==> flow/design.v <==
module PC(
	input CLK,
	input RST,
	input EN,
	input [15:0] NEXT,
	output reg [15:0] ADDR
);
always @(posedge CLK) begin
	if (RST)
		ADDR <= 16'd0;
	else if (EN)
		ADDR <= NEXT;
end
endmodule
module DECODER(
	input [15:0] COMMAND,
	output reg [3:0] CAL,
	output reg [1:0] MODE,
	output reg [7:0] IM,
	output reg [3:0] REG_A,
	output reg [3:0] REG_B,
	output reg [3:0] REG_O,
	output reg [1:0] REG_O_TYPE,
	output reg [1:0] JUMP_MODE,  
	output reg REG_WRITE,
	output reg [1:0] SEL,  
	output reg MEM_WRITE,
	output reg INOUT_FLAG
);
always @* begin
	CAL = 4'b0000;
	MODE = 2'b10;
	IM = 8'd0;
	REG_A = 4'd0;
	REG_B = 4'd0;
	REG_O = 4'd0;
	REG_O_TYPE = 2'b11;
	JUMP_MODE = 2'b11;
	REG_WRITE = 1'b0;
	SEL = 2'b00;
	MEM_WRITE = 1'b0;
	INOUT_FLAG = 1'b0;
	if (COMMAND[15] == 1) begin
		CAL[3] = 1'b0;
		CAL[2:0] = COMMAND[14:12];
		MODE = 2'b00;
		IM = COMMAND[7:0];
		REG_A = COMMAND[11:8];
		SEL = 2'b10;
		REG_WRITE = 1;
	end
	else if (COMMAND[14] == 1) begin
		CAL = COMMAND[13:10];
		if (COMMAND[9:8] == 2'b00) begin
			MODE = 2'b00;
			REG_A = COMMAND[7:4];
			REG_B = COMMAND[3:0];
			SEL = 2'b00;
			REG_WRITE = 1;
		end
		else if (COMMAND[9:8] == 2'b01) begin
			MODE = 2'b01;
			REG_A = COMMAND[7:4];
			REG_B = COMMAND[3:0];
			SEL = 2'b00;
			REG_WRITE = 0;
		end
		else if (COMMAND[9:8] == 2'b10) begin
			MODE = 2'b10;
			REG_O_TYPE = COMMAND[13:12];
			INOUT_FLAG = COMMAND[11];
			REG_O = COMMAND[7:4];
			REG_A = COMMAND[3:0];
			SEL = 2'b01;
			REG_WRITE = 1;
		end
		else begin
			MODE = 2'b11;
			REG_A = COMMAND[7:4];
			REG_B = COMMAND[3:0];
			SEL = 2'b00;
			REG_WRITE = COMMAND[10];
			MEM_WRITE = ~COMMAND[10];
		end
	end
	else if (COMMAND[12] == 1) begin
		if (COMMAND[7:4] == 4'b0000) begin
			CAL = 4'b0000;
			MODE = 2'b10;
			SEL = 2'b11;
			JUMP_MODE = COMMAND[9:8];
			if (COMMAND[3:0] == 4'b0000) begin
				REG_A = 4'd12;
				REG_B = 4'd13;
			end
			else begin
				REG_A = 4'd14;
				REG_B = 4'd15;
			end
			REG_WRITE = 0;
		end
		else if (COMMAND[7:4] == 4'b0001) begin
			CAL = 4'b1011;
			MODE = 2'b00;
			REG_A = COMMAND[3:0];
			IM = 8'b00000000;
			SEL = 2'b10;
			REG_WRITE = 1;
		end
		else if (COMMAND[7:4] == 4'b0010) begin
			CAL = 4'b0000;
			MODE = 2'b10;
			REG_O_TYPE = 2'b10;
			REG_O = COMMAND[3:0];
			SEL = 2'b01;
			REG_WRITE = 0;
			JUMP_MODE = 2'b10;
		end
	end
end
endmodule
module REG_DC (
	input CLK,
	input EN,
	input [127:0] REG_R,
	input [1:0] SEL,
	input [3:0] REG_A_ADDR,
	input [3:0] REG_B_ADDR,
	input [3:0] REG_O_ADDR,
	input [7:0] IM,
	output reg [7:0] REG_A,
	output reg [7:0] REG_B
 );
 wire [7:0] REG_A_VALUE = REG_R[REG_A_ADDR*8 +: 8];
 wire [7:0] REG_B_VALUE = REG_R[REG_B_ADDR*8 +: 8];
 always @(posedge CLK) begin
	if (EN) begin
		case (SEL)
			2'b00: begin
				REG_A <= REG_A_VALUE;
				REG_B <= REG_B_VALUE;
			end
			2'b01: begin
				REG_A <= {4'b0000, REG_O_ADDR};
				REG_B <= 8'd0;
			end
			2'b10: begin
				REG_A <= REG_A_VALUE;
				REG_B <= IM;
			end
			2'b11: begin
				REG_A <= {4'b0000, REG_B_ADDR};
				REG_B <= 8'd0;
			end
		endcase
	end
 end
 endmodule
module ALU(
	input CLK,
	input RST,
	input EN,
	input KILL,
	input [7:0] IN_A,
	input [7:0] IN_B,
	input [3:0] CAL,
	input [1:0] MODE,
	output [7:0] OUT,
	output C_OUT,
	output reg F_OUT
);
reg [8:0] RESULT;
assign C_OUT = RESULT[8];
assign OUT = RESULT[7:0];
wire C_IN = RESULT[8];
always @(posedge CLK) begin
	if (RST) begin
		RESULT <= 9'd0;
		F_OUT <= 1'b0;
	end
	else if (EN) begin
		if (KILL) begin
			RESULT <= 9'd0;
			F_OUT <= 1'b0;
		end
		else begin
			case (MODE)
				2'b00: begin
					case (CAL)
						4'b0000: RESULT <= IN_A + IN_B;
						4'b0001: RESULT <= IN_A - IN_B;
						4'b0010: RESULT <= $signed(IN_A) * $signed(IN_B);
						4'b0011: RESULT <= IN_A << IN_B;
						4'b0100: RESULT <= IN_A >> IN_B;
						4'b0101: RESULT <= IN_A & IN_B;
						4'b0110: RESULT <= IN_A | IN_B;
						4'b0111: RESULT <= IN_A ^ IN_B;
						4'b1000: RESULT <= $unsigned(IN_A) * $unsigned(IN_B);
						4'b1001: RESULT <= IN_A + IN_B + C_IN;
						4'b1010: RESULT <= IN_A - IN_B - C_IN;
						4'b1011: RESULT <= ~IN_A;
						default: RESULT <= 9'b000000000;
					endcase
					F_OUT <= 0;
				end
				2'b01: begin
					case (CAL)
						4'b0000: F_OUT <= IN_A == IN_B;
						4'b0001: F_OUT <= IN_A != IN_B;
						4'b0010: F_OUT <= IN_A < IN_B;
						4'b0011: F_OUT <= IN_A > IN_B;
						4'b0100: F_OUT <= IN_A <= IN_B;
						4'b0101: F_OUT <= IN_A >= IN_B;
						default: F_OUT <= 0;
					endcase
					RESULT <= 9'b000000000;
				end
				default: begin
					F_OUT <= 0;
					RESULT <= {1'b0, IN_A};
				end
			endcase
		end
	end
end
endmodule
module MEM(
	input CLK,
	input EN,
	input KILL,
	input [7:0] REG_A,
	input [7:0] REG_B,
	input [7:0] ADDR,
	input [1:0] MODE,
	input MEM_WRITE,
	output reg [7:0] Q
);
reg [7:0] MEM [255:0];
always @(posedge CLK) begin
	if (EN) begin
		if (MODE == 2'b11) begin
			if (MEM_WRITE) begin
				if (!KILL)
					MEM[REG_B] <= REG_A;
			end
			else
				Q <= MEM[REG_B];
		end
		else
			Q <= ADDR;
	end
end
endmodule
module REG_WB(
	input CLK,
	input RST,
	input EN,
	input REG_WRITE,
	input F_FLAG,
	input INOUT_FLAG,
	input [7:0] INT_FLAG_OUT,
	input [15:0] PC,
	input [3:0] REG_A_ADDR,
	input [1:0] MODE,
	input [1:0] JUMP_MODE,
	input [1:0] REG_O_TYPE,
	input [7:0] DATA,
	input [31:0] INPUT,
	output reg [15:0] NEXT,
	output [127:0] REG_R_OUT,
	output [63:0] REG_IO_OUT,
	output [63:0] REG_INT_FLAG_OUT,
	output INT_PROCESS
);
reg [7:0]  REG_R  [15:0];
reg [7:0]  REG_IO [7:0];
reg [23:0] REG_INT [7:0];
reg INT_FLAG;
reg [15:0] INT_PREV_PC;
assign INT_PROCESS = INT_FLAG;
genvar g;
generate
	for (g = 0; g < 16; g = g + 1) begin : gen_r
		assign REG_R_OUT[g*8 +: 8] = REG_R[g];
	end
	for (g = 0; g < 8; g = g + 1) begin : gen_io
		assign REG_IO_OUT[g*8 +: 8] = REG_IO[g];
		assign REG_INT_FLAG_OUT[g*8 +: 8] = REG_INT[g][23:16];
	end
endgenerate
wire [7:0] IO_READ = DATA[2] ? INPUT[DATA[1:0]*8 +: 8] : REG_IO[DATA[2:0]];
integer i;
always @(posedge CLK) begin
	if (RST) begin
		NEXT <= 16'd0;
		INT_FLAG <= 1'b0;
		INT_PREV_PC <= 16'd0;
		for (i = 0; i < 16; i = i + 1)
			REG_R[i] <= 8'd0;
		for (i = 0; i < 8; i = i + 1) begin
			REG_IO[i] <= 8'd0;
			REG_INT[i] <= 24'd0;
		end
	end
	else if (EN) begin
		if ((INT_FLAG_OUT != 8'b0) & !INT_FLAG) begin
			INT_FLAG <= 1;
			if (INT_FLAG_OUT[0])
				NEXT <= REG_INT[0][15:0];
			else if (INT_FLAG_OUT[1])
				NEXT <= REG_INT[1][15:0];
			else if (INT_FLAG_OUT[2])
				NEXT <= REG_INT[2][15:0];
			else if (INT_FLAG_OUT[3])
				NEXT <= REG_INT[3][15:0];
			else if (INT_FLAG_OUT[4])
				NEXT <= REG_INT[4][15:0];
			else if (INT_FLAG_OUT[5])
				NEXT <= REG_INT[5][15:0];
			else if (INT_FLAG_OUT[6])
				NEXT <= REG_INT[6][15:0];
			else
				NEXT <= REG_INT[7][15:0];
			INT_PREV_PC <= PC;
		end
		else if (REG_WRITE) begin
			case (MODE)
				2'b00: REG_R[REG_A_ADDR] <= DATA;
				2'b11: REG_R[REG_A_ADDR] <= DATA;
				2'b10: begin
					REG_IO[4] <= INPUT[7:0];
					REG_IO[5] <= INPUT[15:8];
					REG_IO[6] <= INPUT[23:16];
					REG_IO[7] <= INPUT[31:24];
					case (REG_O_TYPE)
						2'b00: begin
							if (INOUT_FLAG)
								REG_R[REG_A_ADDR] <= IO_READ;
							else
								REG_IO[DATA[2:0]] <= REG_R[REG_A_ADDR];
						end
						2'b01: begin
							if (REG_A_ADDR == 4'd0) begin
								REG_INT[DATA[2:0]][15:8] <= REG_R[12];
								REG_INT[DATA[2:0]][7:0] <= REG_R[13];
							end
							else begin
								REG_INT[DATA[2:0]][15:8] <= REG_R[14];
								REG_INT[DATA[2:0]][7:0] <= REG_R[15];
							end
						end
						2'b10: REG_INT[DATA[2:0]][23:16] <= REG_R[REG_A_ADDR];
						default: ;
					endcase
				end
				default: ;
			endcase
			NEXT <= PC + 16'b1;
		end
		else begin
			case (JUMP_MODE)
				2'b00: begin
					NEXT[15:8] <= REG_R[REG_A_ADDR];
					NEXT[7:0] <= REG_R[DATA[3:0]];
				end
				2'b01: begin
					if (F_FLAG) begin
						NEXT[15:8] <= REG_R[REG_A_ADDR];
						NEXT[7:0] <= REG_R[DATA[3:0]];
					end
					else
						NEXT <= PC + 16'b1;
				end
				2'b10: begin
					NEXT <= INT_PREV_PC;
					INT_FLAG <= 0;
				end
				default: NEXT <= PC + 16'b1;
			endcase
		end
	end
end
endmodule
module INPUT_INT(
	input CLK,
	input RST,
	input EN,
	input [7:0] INPUT,
	input [7:0] REG_INT,
	output reg INT_FLAG
);
reg [7:0] PREV_INPUT;
always @(posedge CLK) begin
	if (RST) begin
		INT_FLAG <= 1'b0;
		PREV_INPUT <= 8'd0;
	end
	else if (EN) begin
		if (REG_INT[1:0] == 2'b01)
			INT_FLAG <= |(~PREV_INPUT & INPUT);
		else if (REG_INT[1:0] == 2'b11)
			INT_FLAG <= |(PREV_INPUT & ~INPUT);
		else
			INT_FLAG <= 0;
		PREV_INPUT <= INPUT;
	end
end
endmodule
module TIMER_INT(
	input CLK,
	input RST,
	input EN,
	input [7:0] REG_INT,
	output reg INT_FLAG
);
reg [5:0] TIMER_COUNT;
reg [9:0] CNT;
wire CLK_TIMER = CNT == 10'd999;
always @(posedge CLK) begin
	if (RST) begin
		INT_FLAG <= 1'b0;
		TIMER_COUNT <= 6'd0;
		CNT <= 10'd0;
	end
	else if (EN) begin
		if (REG_INT[0] & (REG_INT[7:2] == TIMER_COUNT) & CLK_TIMER) begin
			INT_FLAG <= 1;
			TIMER_COUNT <= 6'b0;
		end
		else if (CLK_TIMER) begin
			TIMER_COUNT <= TIMER_COUNT + 6'b1;
		end
		else
			INT_FLAG <= 0;
		if (CNT == 10'd999)
			CNT <= 10'd0;
		else
			CNT <= CNT + 10'd1;
	end
end
endmodule
module AYUMU(
	input CLK,
	input RST,
	input [31:0] INPUT,
	output [31:0] OUTPUT,
	output [15:0] IADDR,
	input [15:0] IDATA
);
reg [4:0] CLKS;
always @(posedge CLK) begin
	if (RST)
		CLKS <= 5'b00001;
	else begin
		case (CLKS)
			5'b00001: CLKS <= 5'b00010;
			5'b00010: CLKS <= 5'b00100;
			5'b00100: CLKS <= 5'b01000;
			5'b01000: CLKS <= 5'b10000;
			5'b10000: CLKS <= 5'b00001;
			default: CLKS <= 5'b00001;
		endcase
	end
end
wire EN_DC  = CLKS[0];
wire EN_EX  = CLKS[1];
wire EN_MEM = CLKS[2];
wire EN_WB  = CLKS[3];
wire EN_FT  = CLKS[4];
reg F_FLAG;
always @(posedge CLK) begin
	if (RST)
		F_FLAG <= 1'b0;
	else if (EN_EX)
		F_FLAG <= F_OUT;
end
wire [15:0] NEXT;
wire [15:0] ADDR;
wire [15:0] COMMAND;
wire [3:0] CAL;
wire [1:0] MODE;
wire [7:0] IM;
wire [3:0] REG_A_ADDR;
wire [3:0] REG_B_ADDR;
wire [3:0] REG_O_ADDR;
wire [1:0] REG_O_TYPE;
wire [1:0] JUMP_MODE;
wire REG_WRITE;
wire [1:0] SEL;
wire MEM_WRITE;
wire INOUT_FLAG;
wire [127:0] REG_R;
wire [63:0] REG_IO;
wire [63:0] REG_INT;
wire [7:0] REG_A;
wire [7:0] REG_B;
wire [7:0] INT_FLAG_OUT;
wire [7:0] ALU_OUT;
wire C_OUT;
wire F_OUT;
wire [7:0] DATA;
wire INT_PROCESS;
wire INT_TAKE = (INT_FLAG_OUT != 8'b0) & !INT_PROCESS;
assign OUTPUT[31:0] = REG_IO[31:0];
assign IADDR = ADDR;
assign COMMAND = IDATA;
PC PC(.CLK(CLK), .RST(RST), .EN(EN_FT), .NEXT(NEXT), .ADDR(ADDR));
DECODER DECODER(.COMMAND(COMMAND), .CAL(CAL), .MODE(MODE), .IM(IM), .REG_A(REG_A_ADDR), .REG_B(REG_B_ADDR),
															 .REG_O(REG_O_ADDR), .REG_O_TYPE(REG_O_TYPE), .JUMP_MODE(JUMP_MODE), .REG_WRITE(REG_WRITE),
															 .SEL(SEL), .MEM_WRITE(MEM_WRITE), .INOUT_FLAG(INOUT_FLAG));
REG_DC REG_DC(.CLK(CLK), .EN(EN_DC), .REG_R(REG_R), .SEL(SEL), .REG_A_ADDR(REG_A_ADDR),
													.REG_B_ADDR(REG_B_ADDR), .REG_O_ADDR(REG_O_ADDR), .IM(IM), .REG_A(REG_A), .REG_B(REG_B));
ALU ALU(.CLK(CLK), .RST(RST), .EN(EN_EX), .KILL(INT_TAKE), .IN_A(REG_A), .IN_B(REG_B), .CAL(CAL), .MODE(MODE), .OUT(ALU_OUT), .C_OUT(C_OUT), .F_OUT(F_OUT));
MEM MEM(.CLK(CLK), .EN(EN_MEM), .KILL(INT_TAKE), .REG_A(REG_A), .REG_B(REG_B), .ADDR(ALU_OUT), .MODE(MODE), .MEM_WRITE(MEM_WRITE), .Q(DATA));
REG_WB REG_WB(.CLK(CLK), .RST(RST), .EN(EN_WB), .REG_WRITE(REG_WRITE), .F_FLAG(F_FLAG), .INOUT_FLAG(INOUT_FLAG), .INT_FLAG_OUT(INT_FLAG_OUT), .PC(ADDR), .REG_A_ADDR(REG_A_ADDR), .MODE(MODE),
													  .JUMP_MODE(JUMP_MODE), .REG_O_TYPE(REG_O_TYPE), .DATA(DATA), .INPUT(INPUT), .NEXT(NEXT), .REG_R_OUT(REG_R), .REG_IO_OUT(REG_IO), .REG_INT_FLAG_OUT(REG_INT), .INT_PROCESS(INT_PROCESS));
INPUT_INT INPUT_0(.CLK(CLK), .RST(RST), .EN(EN_WB), .INPUT(INPUT[7:0]), .REG_INT(REG_INT[7:0]), .INT_FLAG(INT_FLAG_OUT[0]));
INPUT_INT INPUT_1(.CLK(CLK), .RST(RST), .EN(EN_WB), .INPUT(INPUT[15:8]), .REG_INT(REG_INT[15:8]), .INT_FLAG(INT_FLAG_OUT[1]));
INPUT_INT INPUT_2(.CLK(CLK), .RST(RST), .EN(EN_WB), .INPUT(INPUT[23:16]), .REG_INT(REG_INT[23:16]), .INT_FLAG(INT_FLAG_OUT[2]));
INPUT_INT INPUT_3(.CLK(CLK), .RST(RST), .EN(EN_WB), .INPUT(INPUT[31:24]), .REG_INT(REG_INT[31:24]), .INT_FLAG(INT_FLAG_OUT[3]));
TIMER_INT TIMER_0 (.CLK(CLK), .RST(RST), .EN(EN_WB), .REG_INT(REG_INT[39:32]), .INT_FLAG(INT_FLAG_OUT[4]));
TIMER_INT TIMER_1 (.CLK(CLK), .RST(RST), .EN(EN_WB), .REG_INT(REG_INT[47:40]), .INT_FLAG(INT_FLAG_OUT[5]));
TIMER_INT TIMER_2 (.CLK(CLK), .RST(RST), .EN(EN_WB), .REG_INT(REG_INT[55:48]), .INT_FLAG(INT_FLAG_OUT[6]));
TIMER_INT TIMER_3 (.CLK(CLK), .RST(RST), .EN(EN_WB), .REG_INT(REG_INT[63:56]), .INT_FLAG(INT_FLAG_OUT[7]));
endmodule
## Tool chain data of AYUMU

What the tools print for AYUMU, step after step.
Line numbers count from 1 in the design file above.
Library cell names are shortened.
The mark - stands for no value.

| design | value |
|---|---|
| top | AYUMU |
| clock | CLK |
| cell library | sky130hd |
| corner | tt_025C_1v80 |

## Word level

Yosys after proc, flatten, opt, wreduce and memory -nomap, before mapping. Print and check cells are not counted.
Memory sizes are those after Yosys's memory passes, which may raise the word count (mostly to a power of two), join words into wider ones and drop unused or constant bits.

| storage and ports | value |
|---|---|
| bits in registers | 193 |
| bits in latches | 0 |
| RAM bits | 2432 |
| memory bits (read-only) | 0 |
| memories | 4 |
| input port bits | 50 |
| output and inout bits | 48 |
| word-level cells | 488 |

Memory list:

| name | depth | bits a word | line | text |
|---|---|---|---|---|
| MEM.MEM | 256 | 8 | 238 | `reg [7:0] MEM [255:0];` |
| REG_WB.REG_INT | 8 | 24 | 277 | `reg [23:0] REG_INT [7:0];` |
| REG_WB.REG_R | 16 | 8 | 275 | `reg [7:0]  REG_R  [15:0];` |
| REG_WB.REG_IO | 8 | 8 | 276 | `reg [7:0]  REG_IO [7:0];` |

| cells by class | value |
|---|---|
| add/sub/neg operators | 13 |
| multiply operators | 2 |
| div/mod/pow operators | 0 |
| order comparisons | 4 |
| equal/unequal tests | 53 |
| shift-type cells | 5 |
| muxes and demuxes | 302 |
| bitwise gates (word level) | 36 |
| reductions and logical operators | 37 |

Operators by type and width:

| operator | number |
|---|---|
| 24-bit 2-to-1 mux | 34 |
| 8-bit 2-to-1 mux | 82 |
| 128-bit by 8-bit indexed select with 8-bit output | 2 |
| 8-bit by 8-bit multiplier with 9-bit output | 2 |
| 4-bit 2-to-1 mux | 29 |
| 9-bit case mux with 12-bit select | 1 |
| 1-bit 2-to-1 mux | 98 |
| 8-bit case mux with 3-bit select | 4 |
| 8-bit AND | 9 |
| 8-bit NOT | 8 |
| 8-bit OR reduction | 8 |
| 2-bit 2-to-1 mux | 28 |
| 6-bit 2-to-1 mux | 8 |
| 10-bit by 1-bit adder with 10-bit output (second input constant) | 4 |
| 10-bit == test (second input constant) | 4 |
| 10-bit 2-to-1 mux | 4 |
| 32-bit by 6-bit indexed select with 8-bit output | 1 |
| 3-bit 2-to-1 mux | 9 |
| 6-bit by 1-bit adder with 6-bit output (second input constant) | 4 |
| 6-bit == test | 4 |
| 2-bit == test (second input constant) | 11 |
| 2-bit AND reduction | 10 |
| 5-bit case mux with 4-bit select | 1 |
| 2-bit by 1-bit == test with 1-bit output (second input constant) | 9 |
| 9-bit case mux with 2-bit select | 1 |
| 16-bit by 1-bit adder with 16-bit output (second input constant) | 1 |
| 4-bit by 3-bit == test with 1-bit output (second input constant) | 4 |
| 4-bit == test (second input constant) | 4 |

Not listed: further kinds 36, cells in them 68.

## Longest topological paths

Yosys ltp: most cells in a row. Word level: on the elaborated netlist, between registers, memories and ports. Mapped: between sequential cells and ports; inverters and the memories' decode and read muxes count.

| depth | value |
|---|---|
| depth in word-level cells | 15 |
| ABC_AREA | 0 |
| depth in mapped cells | 20 |
| depth with buffers taken out | 18 |

## Mapped cells and area

Yosys stat after the flow's synthesis: flattened, memories mapped to cells. It holds for the ABC_AREA given above (unset counts as 0); a run with the other value may have another netlist.
Totals and module areas in this step are rounded.

| synthesis totals | value |
|---|---|
| standard cells after synthesis | 6659 |
| chip area (Yosys) | 110000 sq um |
| area of sequential cells | 77000 sq um |
| flip-flops | 2609 |
| buffer cells | 402 |

Cells by type:

| cell type | number | total area (sq um) |
|---|---|---|
| edfxtp_1 | 2428 | 7.29E+04 |
| mux4_2 | 676 | 1.52E+04 |
| dfxtp_1 | 181 | 3.62E+03 |
| nor2_1 | 860 | 3.23E+03 |
| mux2i_1 | 312 | 3.12E+03 |
| nand2_1 | 264 | 990.95 |
| a21oi_1 | 173 | 865.83 |
| ha_1 | 69 | 863.328 |
| fa_1 | 33 | 660.634 |
| clkbuf_1 | 175 | 656.88 |
| nand3_1 | 119 | 595.571 |
| xor2_1 | 67 | 586.813 |
| xnor2_1 | 64 | 560.538 |
| buf_6 | 49 | 551.779 |
| inv_1 | 147 | 551.779 |
| o21ai_0 | 91 | 455.437 |
| mux4_1 | 17 | 446.678 |
| mux2_2 | 37 | 416.65 |

Not listed: further types 91, cells in them 897.
The figures by module come from a second, unflattened synthesis with its own total; it is not the netlist above.

| unflattened totals | value |
|---|---|
| cell total of the unflattened synthesis | 7182 |
| area total of the unflattened synthesis | 110000 sq um |

Rows give one instance, submodules left out.

By module:

| module | times used | cells | area (sq um) | sequential area (sq um) |
|---|---|---|---|---|
| MEM | 1 | 3773 | 80000 | 62000 |
| REG_WB | 1 | 1746 | 21000 | 12000 |
| ALU | 1 | 660 | 5000 | 200 |
| TIMER_INT | 4 | 95 | 850 | 340 |
| REG_DC | 1 | 256 | 2800 | 480 |
| INPUT_INT | 4 | 49 | 450 | 180 |
| DECODER | 1 | 97 | 590 | 0.0 |
| PC | 1 | 52 | 580 | 320 |
| AYUMU | 1 | 22 | 240 | 120 |

## Timing after synthesis

OpenSTA on the mapped netlist: ideal clock, no wires. The path of least setup slack (recovery checks aside). Input and output delay are each 20% of the period. Register names are those of the netlist, which keeps one name where synthesis merged equal registers.

| timing path post-synthesis | value |
|---|---|
| path kind | register -> register |
| start | reg REG_DC.REG_A[1] |
| end | reg ALU.RESULT[8] |
| clock period | 10000 ps |
| setup time | 81 ps |
| launch time at the first pin | 0 ps |
| arrival time | 8086 ps |
| required time | 9919 ps |
| slack | 1833 ps |
| delay of the path | 8167 ps |
| stages on the path | 17 |
| path buffers | 0 |
| synthesis period reached | 8167 ps |

"delay of the path" = arrival - input delay + setup time.
"stages on the path": output pins that drive a net of the path, with the launching flip-flop's if there is one; two outputs of one cell count as two.
"synthesis period reached" = period - worst setup slack (recovery checks aside). The figure is calculated, with input and output delays left at 20% of the set period.
At most two assigning lines are given for a register; there are more.

| on the way, post-synthesis | value |
|---|---|
| cells stage by stage | edfxtp_1 > inv_1 > nor2_1 > inv_1 > fa_1 > fa_1 > fa_1 > fa_1 > inv_1 > ha_1 > a21oi_1 > xnor2_1 > xnor2_1 > xnor2_1 > a31oi_1 > o221a_2 > a41oi_1 |

RTL lines, path post-synthesis:

| item | line | text |
|---|---|---|
| from (decl) | 131 | `output reg [7:0] REG_A,` |
| from (assign) | 144 | `REG_A <= {4'b0000, REG_O_ADDR};` |
| from (assign) | 152 | `REG_A <= {4'b0000, REG_B_ADDR};` |
| to (assign) | 190 | `4'b0000: RESULT <= IN_A + IN_B;` |
| to (assign) | 191 | `4'b0001: RESULT <= IN_A - IN_B;` |
| to (decl) | 172 | `reg [8:0] RESULT;` |

No chain of elaborated cells between the ends is given.

## Timing after layout

Path of least setup slack in the final report of stored run 4 (OpenROAD, finished layout, wires in). Where an end is a register, its clock arrival counts in the times.
The path's times are printed in steps of 10 ps; the period is the one set.

| timing path post-layout | value |
|---|---|
| path kind | input -> register |
| start | in IDATA[14] |
| end | mem MEM.MEM[206][7] |
| clock period | 11100 ps |
| external input delay | 2220 ps |
| setup time | 370 ps |
| launch time at the first pin | 2220 ps |
| arrival time | 7860 ps |
| required time | 11610 ps |
| slack | 3740 ps |
| stages on the path | 8 |
| path buffers | 2 |

The rows between start and end are the longest chain of elaborated cells between them; the timing report does not say that the signal goes this way. Where chains are equally long, one stands for them.
A line is the first line of the expression or statement that the cell stems from. Yosys adds cells for indexed reads and writes and turns some case tables into memories.
The path ends at the enable pin of a flip-flop; only ways to that pin are counted.

| on the way, post-layout | value |
|---|---|
| cells stage by stage | clkdlybuf4s50_1 > buf_4 > nor2b_1 > nand3_1 > nor3b_1 > and3_2 > nand4_1 > nor2_1 |
| length of the longest elaborated chain | 5 |
| elaborated cells between the ends (all ways) | 11 |
| classes of those cells | eq/ne (1); mux (10) |

RTL lines, path post-layout:

| item | line | text |
|---|---|---|
| from (decl) | 448 | `input [15:0] IDATA` |
| 1-bit 2-to-1 mux | 52 | `else if (COMMAND[14] == 1) begin` |
| 1-bit 2-to-1 mux | 43 | `if (COMMAND[15] == 1) begin` |
| 8-bit 2-to-1 mux | 242 | `if (MEM_WRITE) begin` |
| 8-bit 2-to-1 mux | 241 | `if (MODE == 2'b11) begin` |
| 8-bit 2-to-1 mux | 240 | `if (EN) begin` |
| to (decl) | 238 | `reg [7:0] MEM [255:0];` |

Memo
Re: implementation data of AYUMU

AYUMU through Yosys and OpenROAD on sky130hd: 4 stored runs, unordered, with their settings and measured results. The constraints put input and output delay at 20% of the set period each and load the outputs with 0.01 pF.
"clock period achieved": clock period set for the run, less the worst setup slack. It is reckoned from that one timing run; input and output delays stay at 20% of the period that was set.
"worst path time" = time allowed to the worst setup path (clock period - input delay - output delay, where it has them) - its slack; a late launch clock adds to it, a late capture clock takes from it.
"total power after layout": no workload was simulated; the value follows from the tool's default switching activity.
"worst path time" is given in steps of 10 ps.
Values from the reports are rounded here.

## Stored run 1

==> flow/run.sh <==
#!/bin/bash
# the make line also repeats the synthesis and layout settings of config.mk as NAME=value (left out here)
make -C /OpenROAD-flow-scripts/flow DESIGN_CONFIG=/design/flow/config.mk WORK_HOME=/design/flow/orfs CLKGATE_MAP_FILE= finish
==> flow/config.mk <==
export PLATFORM = sky130hd
export DESIGN_NAME = AYUMU
export DESIGN_NICKNAME = AYUMU
export VERILOG_FILES = /design/flow/design.v
export SDC_FILE = /design/flow/constraint.sdc
export NUM_CORES = 4
export LEC_CHECK = 0
export CAP_MARGIN = 35
export CELL_PAD_IN_SITES_DETAIL_PLACEMENT = 2
export CORE_MARGIN = 2
export CORE_UTILIZATION = 64
export CTS_CLUSTER_SIZE = 68
export MAX_ROUTING_LAYER = met5
export MIN_ROUTING_LAYER = met1
export PLACE_DENSITY_LB_ADDON = 0.0
export SETUP_SLACK_MARGIN = 1.02
export SLEW_MARGIN = 20
export TNS_END_PERCENT = 5
==> flow/constraint.sdc <==
create_clock -name core_clock -period 6.08 [get_ports {CLK}]
set_input_delay 1.2160 -clock core_clock [delete_from_list [all_inputs] [get_ports {CLK}]]
set_output_delay 1.2160 -clock core_clock [all_outputs]
set_load 0.01 [all_outputs]

Stored run 1: incomplete, placement halted on a tool error

## Stored run 2

==> flow/run.sh <==
#!/bin/bash
# the make line also repeats the synthesis and layout settings of config.mk as NAME=value (left out here)
make -C /OpenROAD-flow-scripts/flow DESIGN_CONFIG=/design/flow/config.mk WORK_HOME=/design/flow/orfs CLKGATE_MAP_FILE= finish
==> flow/config.mk <==
export PLATFORM = sky130hd
export DESIGN_NAME = AYUMU
export DESIGN_NICKNAME = AYUMU
export VERILOG_FILES = /design/flow/design.v
export SDC_FILE = /design/flow/constraint.sdc
export NUM_CORES = 4
export LEC_CHECK = 0
export ABC_AREA = 1
export CAP_MARGIN = 35
export CELL_PAD_IN_SITES_DETAIL_PLACEMENT = 1
export CORE_MARGIN = 2
export CORE_UTILIZATION = 64
export CTS_CLUSTER_SIZE = 68
export GPL_TIMING_DRIVEN = 0
export MAX_ROUTING_LAYER = met5
export MIN_ROUTING_LAYER = met2
export PLACE_DENSITY_LB_ADDON = 0.24
export SETUP_SLACK_MARGIN = 1.02
export SLEW_MARGIN = 20
export TNS_END_PERCENT = 5
==> flow/constraint.sdc <==
create_clock -name core_clock -period 6.08 [get_ports {CLK}]
set_input_delay 1.2160 -clock core_clock [delete_from_list [all_inputs] [get_ports {CLK}]]
set_output_delay 1.2160 -clock core_clock [all_outputs]
set_load 0.01 [all_outputs]

Stored run 2: incomplete, clock tree synthesis halted on DPL-0033

## Stored run 3

==> flow/run.sh <==
#!/bin/bash
# the make line also repeats the synthesis and layout settings of config.mk as NAME=value (left out here)
make -C /OpenROAD-flow-scripts/flow DESIGN_CONFIG=/design/flow/config.mk WORK_HOME=/design/flow/orfs CLKGATE_MAP_FILE= finish
==> flow/config.mk <==
export PLATFORM = sky130hd
export DESIGN_NAME = AYUMU
export DESIGN_NICKNAME = AYUMU
export VERILOG_FILES = /design/flow/design.v
export SDC_FILE = /design/flow/constraint.sdc
export NUM_CORES = 4
export LEC_CHECK = 0
export CAP_MARGIN = 20
export CELL_PAD_IN_SITES_DETAIL_PLACEMENT = 1
export CORE_MARGIN = 2
export CORE_UTILIZATION = 64
export CTS_CLUSTER_SIZE = 58
export MAX_ROUTING_LAYER = met5
export MIN_ROUTING_LAYER = met1
export PLACE_DENSITY_LB_ADDON = 0.27
export SETUP_SLACK_MARGIN = 1.02
export SLEW_MARGIN = 40
export TNS_END_PERCENT = 100
==> flow/constraint.sdc <==
create_clock -name core_clock -period 4.3 [get_ports {CLK}]
set_input_delay 0.8600 -clock core_clock [delete_from_list [all_inputs] [get_ports {CLK}]]
set_output_delay 0.8600 -clock core_clock [all_outputs]
set_load 0.01 [all_outputs]

Stored run 3: incomplete, routing halted on GRT-0232

## Stored run 4

==> flow/run.sh <==
#!/bin/bash
# the make line also repeats the synthesis and layout settings of config.mk as NAME=value (left out here)
make -C /OpenROAD-flow-scripts/flow DESIGN_CONFIG=/design/flow/config.mk WORK_HOME=/design/flow/orfs CLKGATE_MAP_FILE= finish
==> flow/config.mk <==
export PLATFORM = sky130hd
export DESIGN_NAME = AYUMU
export DESIGN_NICKNAME = AYUMU
export VERILOG_FILES = /design/flow/design.v
export SDC_FILE = /design/flow/constraint.sdc
export NUM_CORES = 4
export LEC_CHECK = 0
export CAP_MARGIN = 20
export CORE_MARGIN = 5
export CORE_UTILIZATION = 46
export GPL_ROUTABILITY_DRIVEN = 0
export SLEW_MARGIN = 20
export TNS_END_PERCENT = 60
==> flow/constraint.sdc <==
create_clock -name core_clock -period 11.1 [get_ports {CLK}]
set_input_delay 2.2200 -clock core_clock [delete_from_list [all_inputs] [get_ports {CLK}]]
set_output_delay 2.2200 -clock core_clock [all_outputs]
set_load 0.01 [all_outputs]

| result of stored run 4 | value |
|---|---|
| post-synthesis cell area | 110000 sq um |
| die area | 250000 sq um |
| standard-cell area of the final layout | 130000 sq um |
| post-route utilization | 52% |
| worst slack on setup checks | 3700 ps |
| total negative setup slack | 0 ps |
| final worst hold slack | 460 ps |
| total power after layout | 25000 µW |
| clock period achieved | 7356 ps |
| worst path time | 5140 ps |
| critical path kind | input -> register |
